==> flow/design.v <==
`timescale 1ns / 1ps
module multiplier(    Rs, Rm, result  );
parameter N = 32; 
output wire[N-1:0] result;
input wire[N-1:0] Rs;
input wire[N-1:0] Rm;
assign result = Rm*Rs;
endmodule
`timescale 1ns / 1ps
module reg_sync(in_address_1,in_address_2,in_address_3,
						out_data_1,out_data_2,out_data_3,
						write_address_1, write_address_2,
						write_data_1, write_data_2,
						write_enable_1, write_enable_2,
						read_enable_1, read_enable_2, read_enable_3,
						rst, clk );
parameter N = 32;			  
reg [N-1:0] R [15:0];	 
input [3:0]in_address_1;
input [3:0]in_address_2;
input [3:0]in_address_3;
output reg [N-1:0]out_data_1;
output reg [N-1:0]out_data_2;
output reg [N-1:0]out_data_3;
input [3:0] write_address_1;
input[N-1:0] write_data_1;
input [3:0] write_address_2;
input[N-1:0] write_data_2;
input clk;
input rst;
input write_enable_1;
input write_enable_2;
input read_enable_1;
input read_enable_2;
input read_enable_3;
integer i;
always@(posedge clk) begin
	if (rst) begin
		for (i = 0; i < 16; i = i + 1)
			R[i] <= 0;
		out_data_1 <= 0;
		out_data_2 <= 0;
		out_data_3 <= 0;
	end else begin
		if (read_enable_1 == 1)
		out_data_1 <= R[in_address_1];
		if (read_enable_2 == 1)
		out_data_2 <= R[in_address_2];
		if (read_enable_3 == 1)
		out_data_3 <= R[in_address_3];
		if (write_enable_1 == 1) R[write_address_1] <= write_data_1;
		if (write_enable_2 == 1) R[write_address_2] <= write_data_2;
	end
end
endmodule 
`timescale 1ns / 1ps
module main_sync(clk, rst, ld_we, ld_addr, ld_data, start, a_addr, b_addr, c_addr,
		count, ready, done, result, rd_addr, rd_data);
parameter N = 32;
input clk;
input rst;
input ld_we;
input [3:0] ld_addr;
input [N-1:0] ld_data;
input start;
input [3:0] a_addr;
input [3:0] b_addr;
input [3:0] c_addr;
input [3:0] count;
output ready;
output reg done;
output [N-1:0] result;
input [3:0] rd_addr;
output [N-1:0] rd_data;
localparam IDLE = 2'd0, FIRST = 2'd1, MUL = 2'd2, WB = 2'd3;
reg [1:0] state;
reg [3:0] cnt;
reg [3:0] dst;
reg [N-1:0] reg_C;
wire [N-1:0] reg_A;
wire [N-1:0] reg_B;
wire [N-1:0] product;
wire go = (state == IDLE) && start;
reg_sync register(.in_address_1(a_addr), .in_address_2(b_addr), .in_address_3(rd_addr),
		.out_data_1(reg_A), .out_data_2(reg_B), .out_data_3(rd_data),
		.write_address_1(ld_addr), .write_address_2(dst),
		.write_data_1(ld_data), .write_data_2(reg_C),
		.write_enable_1(ld_we && (state == IDLE) && !start), .write_enable_2(state == WB),
		.read_enable_1(go), .read_enable_2(go), .read_enable_3(1'b1),
		.rst(rst), .clk(clk));
multiplier mult(.Rm(reg_A), .Rs((state == FIRST) ? reg_B : reg_C), .result(product));
assign ready = (state == IDLE);
assign result = reg_C;
always @(posedge clk) begin
	if (rst) begin
		state <= IDLE;
		cnt <= 0;
		dst <= 0;
		reg_C <= 0;
		done <= 0;
	end else begin
		done <= 0;
		case (state)
		IDLE: if (start) begin
			cnt <= count;
			dst <= c_addr;
			state <= FIRST;
		end
		FIRST: begin
			if (cnt == 0) begin
				reg_C <= reg_B;
				state <= WB;
			end else begin
				reg_C <= product;
				cnt <= cnt - 1;
				state <= (cnt == 1) ? WB : MUL;
			end
		end
		MUL: begin
			reg_C <= product;
			cnt <= cnt - 1;
			if (cnt == 1) state <= WB;
		end
		WB: begin
			state <= IDLE;
			done <= 1;
		end
		endcase
	end
end
endmodule
* Tool chain data of main_sync
The steps from the RTL of main_sync to its reports follow in flow order. Line numbers count from 1 in the design file above. Operators carry their Yosys type and port widths (W data, S select, Z words). A cell with - has no value.
Set-up: design top main_sync, clock clk, cell library sky130hd, timing corner tt_025C_1v80

* Word-level counts
Source: Yosys, flattened and elaborated, memories not mapped. Widths are those after wreduce. Registers that Yosys merges into a memory's read port (data or address) are not register bits. Print and check cells do not count. Equal cells are merged and count once. Yosys's memory passes give these memory sizes; they may raise the number of words (mostly to a power of two), join words into wider ones and drop unused or constant bits.
Word-level totals: bits in writable memories 512, cells after elaboration 55, input bits 60, memory cells 1, bits in latches 0, flip-flop bits (word level) 43, output and inout port bits 66, bits in read-only memories 0
Memories:
- register.R | words 16, bits a word 32, line 18 | reg [N-1:0] R [15:0];
Cells by class: equality and inequality tests 7, shift-type cells 0, add/sub/neg operators 1, bitwise logic cells 0, magnitude comparators 0, reduce/logical cells 13, mux-type cells 27, $mul 1, divide/modulo/power cells 0
Operators by type and width (number):
- $mul A32 B32 Y32 | 1
- $mux W32 | 7
- $pmux W32 S2 | 1
- $reduce_or A32 Y1 | 1
- $mux W4 | 7
- $pmux W4 S3 | 1
- $pmux W2 S4 | 1
- $mux W1 | 8
- $ne A2 B2 Y1 const B | 3
- $reduce_and A3 Y1 | 2
- $eq A2 B2 Y1 const B | 2
- $sub A4 B1 Y4 const B | 1
- $eq A4 B1 Y1 const B | 1
- $logic_not A4 Y1 | 1
- $reduce_bool A4 Y1 | 1
- $mux W2 | 2
- $logic_and A1 B1 Y1 | 3
- $reduce_bool A3 Y1 | 1
- $eq A2 B1 Y1 const B | 1
- $logic_not A2 Y1 | 1
- $reduce_and A2 Y1 | 1
- $reduce_bool A2 Y1 | 1
- $logic_not A1 Y1 | 1

* Logic depth
Depth = most cells in a row (Yosys ltp): at word level without a register or memory, in the mapped netlist without a sequential cell, where the memories' decode and read muxes count.
Depth: depth in word-level cells 6, ABC_AREA 0, depth in mapped cells 31, gate-level depth less buffers 27

* Netlist
The flow's flattened synthesis, as Yosys stat reports it; memories are mapped. The netlist is that of the ABC_AREA named above (0 if unset); the other value can give another one. Totals and module areas in this step are rounded.
Mapped netlist: buffers 330, chip area (Yosys) 50600 sq um, flip-flop cells 653, cells in the netlist 4139, sequential part of the area 18200 sq um
Cells by type:
- sky130_fd_sc_hd__edfxtp_1 | number 512, total area 1.54E+04 sq um
- sky130_fd_sc_hd__mux4_2 | number 480, total area 1.08E+04 sq um
- sky130_fd_sc_hd__fa_1 | number 408, total area 8.17E+03 sq um
- sky130_fd_sc_hd__dfxtp_1 | number 141, total area 2.82E+03 sq um
- sky130_fd_sc_hd__nor2_1 | number 564, total area 2117.03 sq um
- sky130_fd_sc_hd__and2_1 | number 305, total area 1908.08 sq um
- sky130_fd_sc_hd__nand2_1 | number 420, total area 1.58E+03 sq um
- sky130_fd_sc_hd__ha_1 | number 125, total area 1564 sq um
- sky130_fd_sc_hd__inv_1 | number 384, total area 1.44E+03 sq um
- sky130_fd_sc_hd__clkbuf_1 | number 274, total area 1.03E+03 sq um
- sky130_fd_sc_hd__xnor2_1 | number 64, total area 560.538 sq um
- sky130_fd_sc_hd__a21oi_1 | number 101, total area 505.485 sq um
- sky130_fd_sc_hd__mux2i_1 | number 38, total area 380.365 sq um
- sky130_fd_sc_hd__nor2b_1 | number 43, total area 269.008 sq um
- sky130_fd_sc_hd__mux2_2 | number 19, total area 213.955 sq um
- sky130_fd_sc_hd__buf_1 | number 47, total area 176.419 sq um
- sky130_fd_sc_hd__a311oi_1 | number 20, total area 175.168 sq um
- sky130_fd_sc_hd__nand2b_1 | number 28, total area 175.168 sq um
Not listed: further types 46, cells in them 166. By module: a second synthesis without flattening, with its own total; a netlist apart from the flattened one above.
Second synthesis, totals: cells (unflattened synthesis) 5366, area (unflattened synthesis) 55000 sq um
Each row is one instance without its submodules.
Modules:
- reg_sync | area 36800 sq um, seq. area 17300 sq um, times used 1, cells 3373
- multiplier | area 15800 sq um, seq. area 0.0 sq um, times used 1, cells 1742
- main_sync | area 2410 sq um, seq. area 901 sq um, times used 1, cells 251

* Timing after synthesis
OpenSTA on the mapped netlist: ideal clock, no wires. The path of least setup slack (recovery checks aside). Input and output delay are each 20% of the period. Register names are those of the netlist, which keeps one name where synthesis merged equal registers.
Path after synthesis: path kind reg-to-reg, start point register state, end point register reg_C[29], arrival 7.631 ns, path delay 7.717 ns, slack 2.283 ns, clock period 10.0 ns, setup time 0.086 ns, time at the first pin 0.000 ns, stages on the path 30, data required time 9.914 ns, path buffers 4, synthesis period reached 7.717 ns
"path delay" = arrival - input delay + setup time. "stages on the path" counts driving pins, that of a launching flip-flop among them; a cell with two outputs on the path counts twice. "synthesis period reached" is the clock period less the worst setup slack; recovery checks do not enter. This is arithmetic on one report: input and output delays are still those of the set period (20% each). Where an end lacks its bit number, it is one bit of the signal, or one of the new flip-flops if synthesis recoded a state register. The rows between start and end are the longest chain of elaborated cells between them; the timing report does not say that the signal goes this way. Where chains are equally long, one stands for them. Each line given opens the expression or statement behind the cell; cells for indexed reads and writes are added by Yosys, which also makes memories of some case tables. A register here has more assigning lines than the two given.
On the way, after synthesis: path through sky130_fd_sc_hd__dfxtp_1 > sky130_fd_sc_hd__buf_6 > sky130_fd_sc_hd__buf_12 > sky130_fd_sc_hd__mux2_2 > sky130_fd_sc_hd__clkbuf_1 > sky130_fd_sc_hd__clkbuf_1 > sky130_fd_sc_hd__and2_1 > sky130_fd_sc_hd__fa_1 > sky130_fd_sc_hd__inv_1 > sky130_fd_sc_hd__fa_1 > sky130_fd_sc_hd__fa_1 > sky130_fd_sc_hd__fa_1 > sky130_fd_sc_hd__inv_1 > sky130_fd_sc_hd__fa_1 > sky130_fd_sc_hd__inv_1 > sky130_fd_sc_hd__fa_1 > sky130_fd_sc_hd__inv_1 > sky130_fd_sc_hd__fa_1 > sky130_fd_sc_hd__fa_1 > sky130_fd_sc_hd__ha_1 > sky130_fd_sc_hd__a21o_1 > sky130_fd_sc_hd__a21o_1 > sky130_fd_sc_hd__a221oi_1 > sky130_fd_sc_hd__o21ai_1 > sky130_fd_sc_hd__a311o_1 > sky130_fd_sc_hd__a2111oi_0 > sky130_fd_sc_hd__a21oi_1 > sky130_fd_sc_hd__xor2_1 > sky130_fd_sc_hd__nand2_1 > sky130_fd_sc_hd__a211oi_1, cells in the longest elaborated chain 5, elaborated cells between the ends (all ways) 7, classes of those cells mul (1); eq/ne (2); mux (3); reduce/logical (1)
Ends and longest elaborated chain, after synthesis:
- from (decl) | line 76 | reg [1:0] state;
- from (assign) | line 96 | state <= IDLE;
- from (assign) | line 116 | state <= (cnt == 1) ? WB : MUL;
- $eq A2 B1 Y1 | line 91
- $mux W32 | line 91
- $mul A32 B32 Y32 | line 7 | assign result = Rm*Rs;
- $mux W32 | line 110 | if (cnt == 0) begin
- $pmux W32 S2 | line 103 | case (state)
- to (assign) | line 111 | reg_C <= reg_B;
- to (assign) | line 114
- to (decl) | line 79 | reg [N-1:0] reg_C;

* Timing after layout
Path of least setup slack in the final report of run A (OpenROAD, finished layout, wires in). Where an end is a register, its clock arrival counts in the times.
Path post-layout: path kind reg-to-reg, start point register state, end point register reg_C[30], time at the first pin 0.62 ns, arrival 8.93 ns, clock period 10.0 ns, setup time 0.11 ns, data required time 10.49 ns, slack 1.56 ns, path buffers 0, stages on the path 25
Where an end lacks its bit number, it is one bit of the signal, or one of the new flip-flops if synthesis recoded a state register. The rows between start and end are the longest chain of elaborated cells between them; the timing report does not say that the signal goes this way. Where chains are equally long, one stands for them. A register here has more assigning lines than the two given.
On the way, post-layout: path through sky130_fd_sc_hd__dfxtp_2 > sky130_fd_sc_hd__mux2_2 > sky130_fd_sc_hd__and2_1 > sky130_fd_sc_hd__fa_1 > sky130_fd_sc_hd__inv_1 > sky130_fd_sc_hd__fa_1 > sky130_fd_sc_hd__fa_1 > sky130_fd_sc_hd__fa_1 > sky130_fd_sc_hd__inv_1 > sky130_fd_sc_hd__fa_1 > sky130_fd_sc_hd__inv_1 > sky130_fd_sc_hd__fa_1 > sky130_fd_sc_hd__inv_1 > sky130_fd_sc_hd__fa_1 > sky130_fd_sc_hd__fa_1 > sky130_fd_sc_hd__ha_1 > sky130_fd_sc_hd__and3_1 > sky130_fd_sc_hd__o211a_1 > sky130_fd_sc_hd__o21a_1 > sky130_fd_sc_hd__a311oi_1 > sky130_fd_sc_hd__o221ai_1 > sky130_fd_sc_hd__o41ai_1 > sky130_fd_sc_hd__mux2i_1 > sky130_fd_sc_hd__nand2_1 > sky130_fd_sc_hd__a311oi_1, cells in the longest elaborated chain 5, elaborated cells between the ends (all ways) 7, classes of those cells mul (1); eq/ne (2); mux (3); reduce/logical (1)
Ends and longest elaborated chain, post-layout:
- from (decl) | line 76 | reg [1:0] state;
- from (assign) | line 96 | state <= IDLE;
- from (assign) | line 116 | state <= (cnt == 1) ? WB : MUL;
- $eq A2 B1 Y1 | line 91
- $mux W32 | line 91
- $mul A32 B32 Y32 | line 7 | assign result = Rm*Rs;
- $mux W32 | line 110 | if (cnt == 0) begin
- $pmux W32 S2 | line 103 | case (state)
- to (assign) | line 111 | reg_C <= reg_B;
- to (assign) | line 114
- to (decl) | line 79 | reg [N-1:0] reg_C;

Measured results for main_sync: 2 stored runs of the Yosys and OpenROAD flow on sky130hd. The settings differ; the order carries no meaning. The constraints put input and output delay at 20% of the set period each and load the outputs with 0.01 pF.
By "reached clock period" is meant the clock period of the run minus its worst setup slack. This is arithmetic on one report: input and output delays are still those of the set period (20% each).
By "allowed time less slack (worst setup path)" is meant the share of the clock period that the worst setup path is allowed (20% is reserved at inputs, 20% at outputs), minus its slack. Clock arrival times at its registers enter into it.
"power consumption" rests on the timing tool's default activity at the inputs, not on a simulated workload.
The measured numbers are rounded.

[run A] flow files
==> flow/run.sh <==
#!/bin/bash
# the make line also repeats the synthesis and layout settings of config.mk as NAME=value (left out here)
make -C /OpenROAD-flow-scripts/flow DESIGN_CONFIG=/design/flow/config.mk WORK_HOME=/design/flow/orfs CLKGATE_MAP_FILE= finish
==> flow/config.mk <==
export PLATFORM = sky130hd
export DESIGN_NAME = main_sync
export DESIGN_NICKNAME = main_sync
export VERILOG_FILES = /design/flow/design.v
export SDC_FILE = /design/flow/constraint.sdc
export NUM_CORES = 4
export LEC_CHECK = 0
export CAP_MARGIN = 20
export CORE_MARGIN = 2
export CORE_UTILIZATION = 40
export CTS_CLUSTER_DIAMETER = 271
export SETUP_SLACK_MARGIN = -0.27
export SLEW_MARGIN = 20
==> flow/constraint.sdc <==
create_clock -name core_clock -period 10.0 [get_ports {clk}]
set_input_delay 2.0000 -clock core_clock [delete_from_list [all_inputs] [get_ports {clk}]]
set_output_delay 2.0000 -clock core_clock [all_outputs]
set_load 0.01 [all_outputs]

[run A] result: allowed time less slack (worst setup path) 8.44 ns; class of the worst setup path reg-to-reg; power consumption 0.0074 W; die outline area 129000 sq um; standard-cell area of the final layout 55700 sq um; reached clock period 8.439 ns; utilization in the final report 0.444; worst hold slack 0.456 ns; total negative slack 0.000 ns; lowest setup slack 1.56 ns; area of the synthesized netlist 50600 sq um

[run B] flow files
==> flow/run.sh <==
#!/bin/bash
# the make line also repeats the synthesis and layout settings of config.mk as NAME=value (left out here)
make -C /OpenROAD-flow-scripts/flow DESIGN_CONFIG=/design/flow/config.mk WORK_HOME=/design/flow/orfs CLKGATE_MAP_FILE= finish
==> flow/config.mk <==
export PLATFORM = sky130hd
export DESIGN_NAME = main_sync
export DESIGN_NICKNAME = main_sync
export VERILOG_FILES = /design/flow/design.v
export SDC_FILE = /design/flow/constraint.sdc
export NUM_CORES = 4
export LEC_CHECK = 0
export ABC_AREA = 0
export CAP_MARGIN = 30
export CELL_PAD_IN_SITES_DETAIL_PLACEMENT = 2
export CORE_ASPECT_RATIO = 0.73
export CORE_MARGIN = 2
export CORE_UTILIZATION = 17
export CTS_CLUSTER_DIAMETER = 60
export CTS_CLUSTER_SIZE = 27
export GPL_ROUTABILITY_DRIVEN = 0
export GPL_TIMING_DRIVEN = 0
export MIN_ROUTING_LAYER = met2
export PLACE_DENSITY_LB_ADDON = 0.16
export SLEW_MARGIN = 20
export TNS_END_PERCENT = 70
==> flow/constraint.sdc <==
create_clock -name core_clock -period 12.2 [get_ports {clk}]
set_input_delay 2.4400 -clock core_clock [delete_from_list [all_inputs] [get_ports {clk}]]
set_output_delay 2.4400 -clock core_clock [all_outputs]
set_load 0.01 [all_outputs]

[run B] result: area of the synthesized netlist 50600 sq um; power consumption 0.00679 W; utilization in the final report 0.206; allowed time less slack (worst setup path) 9.98 ns; class of the worst setup path reg-to-reg; worst hold slack 0.480 ns; reached clock period 9.982 ns; die outline area 302000 sq um; standard-cell area of the final layout 61100 sq um; lowest setup slack 2.22 ns; total negative slack 0.000 ns
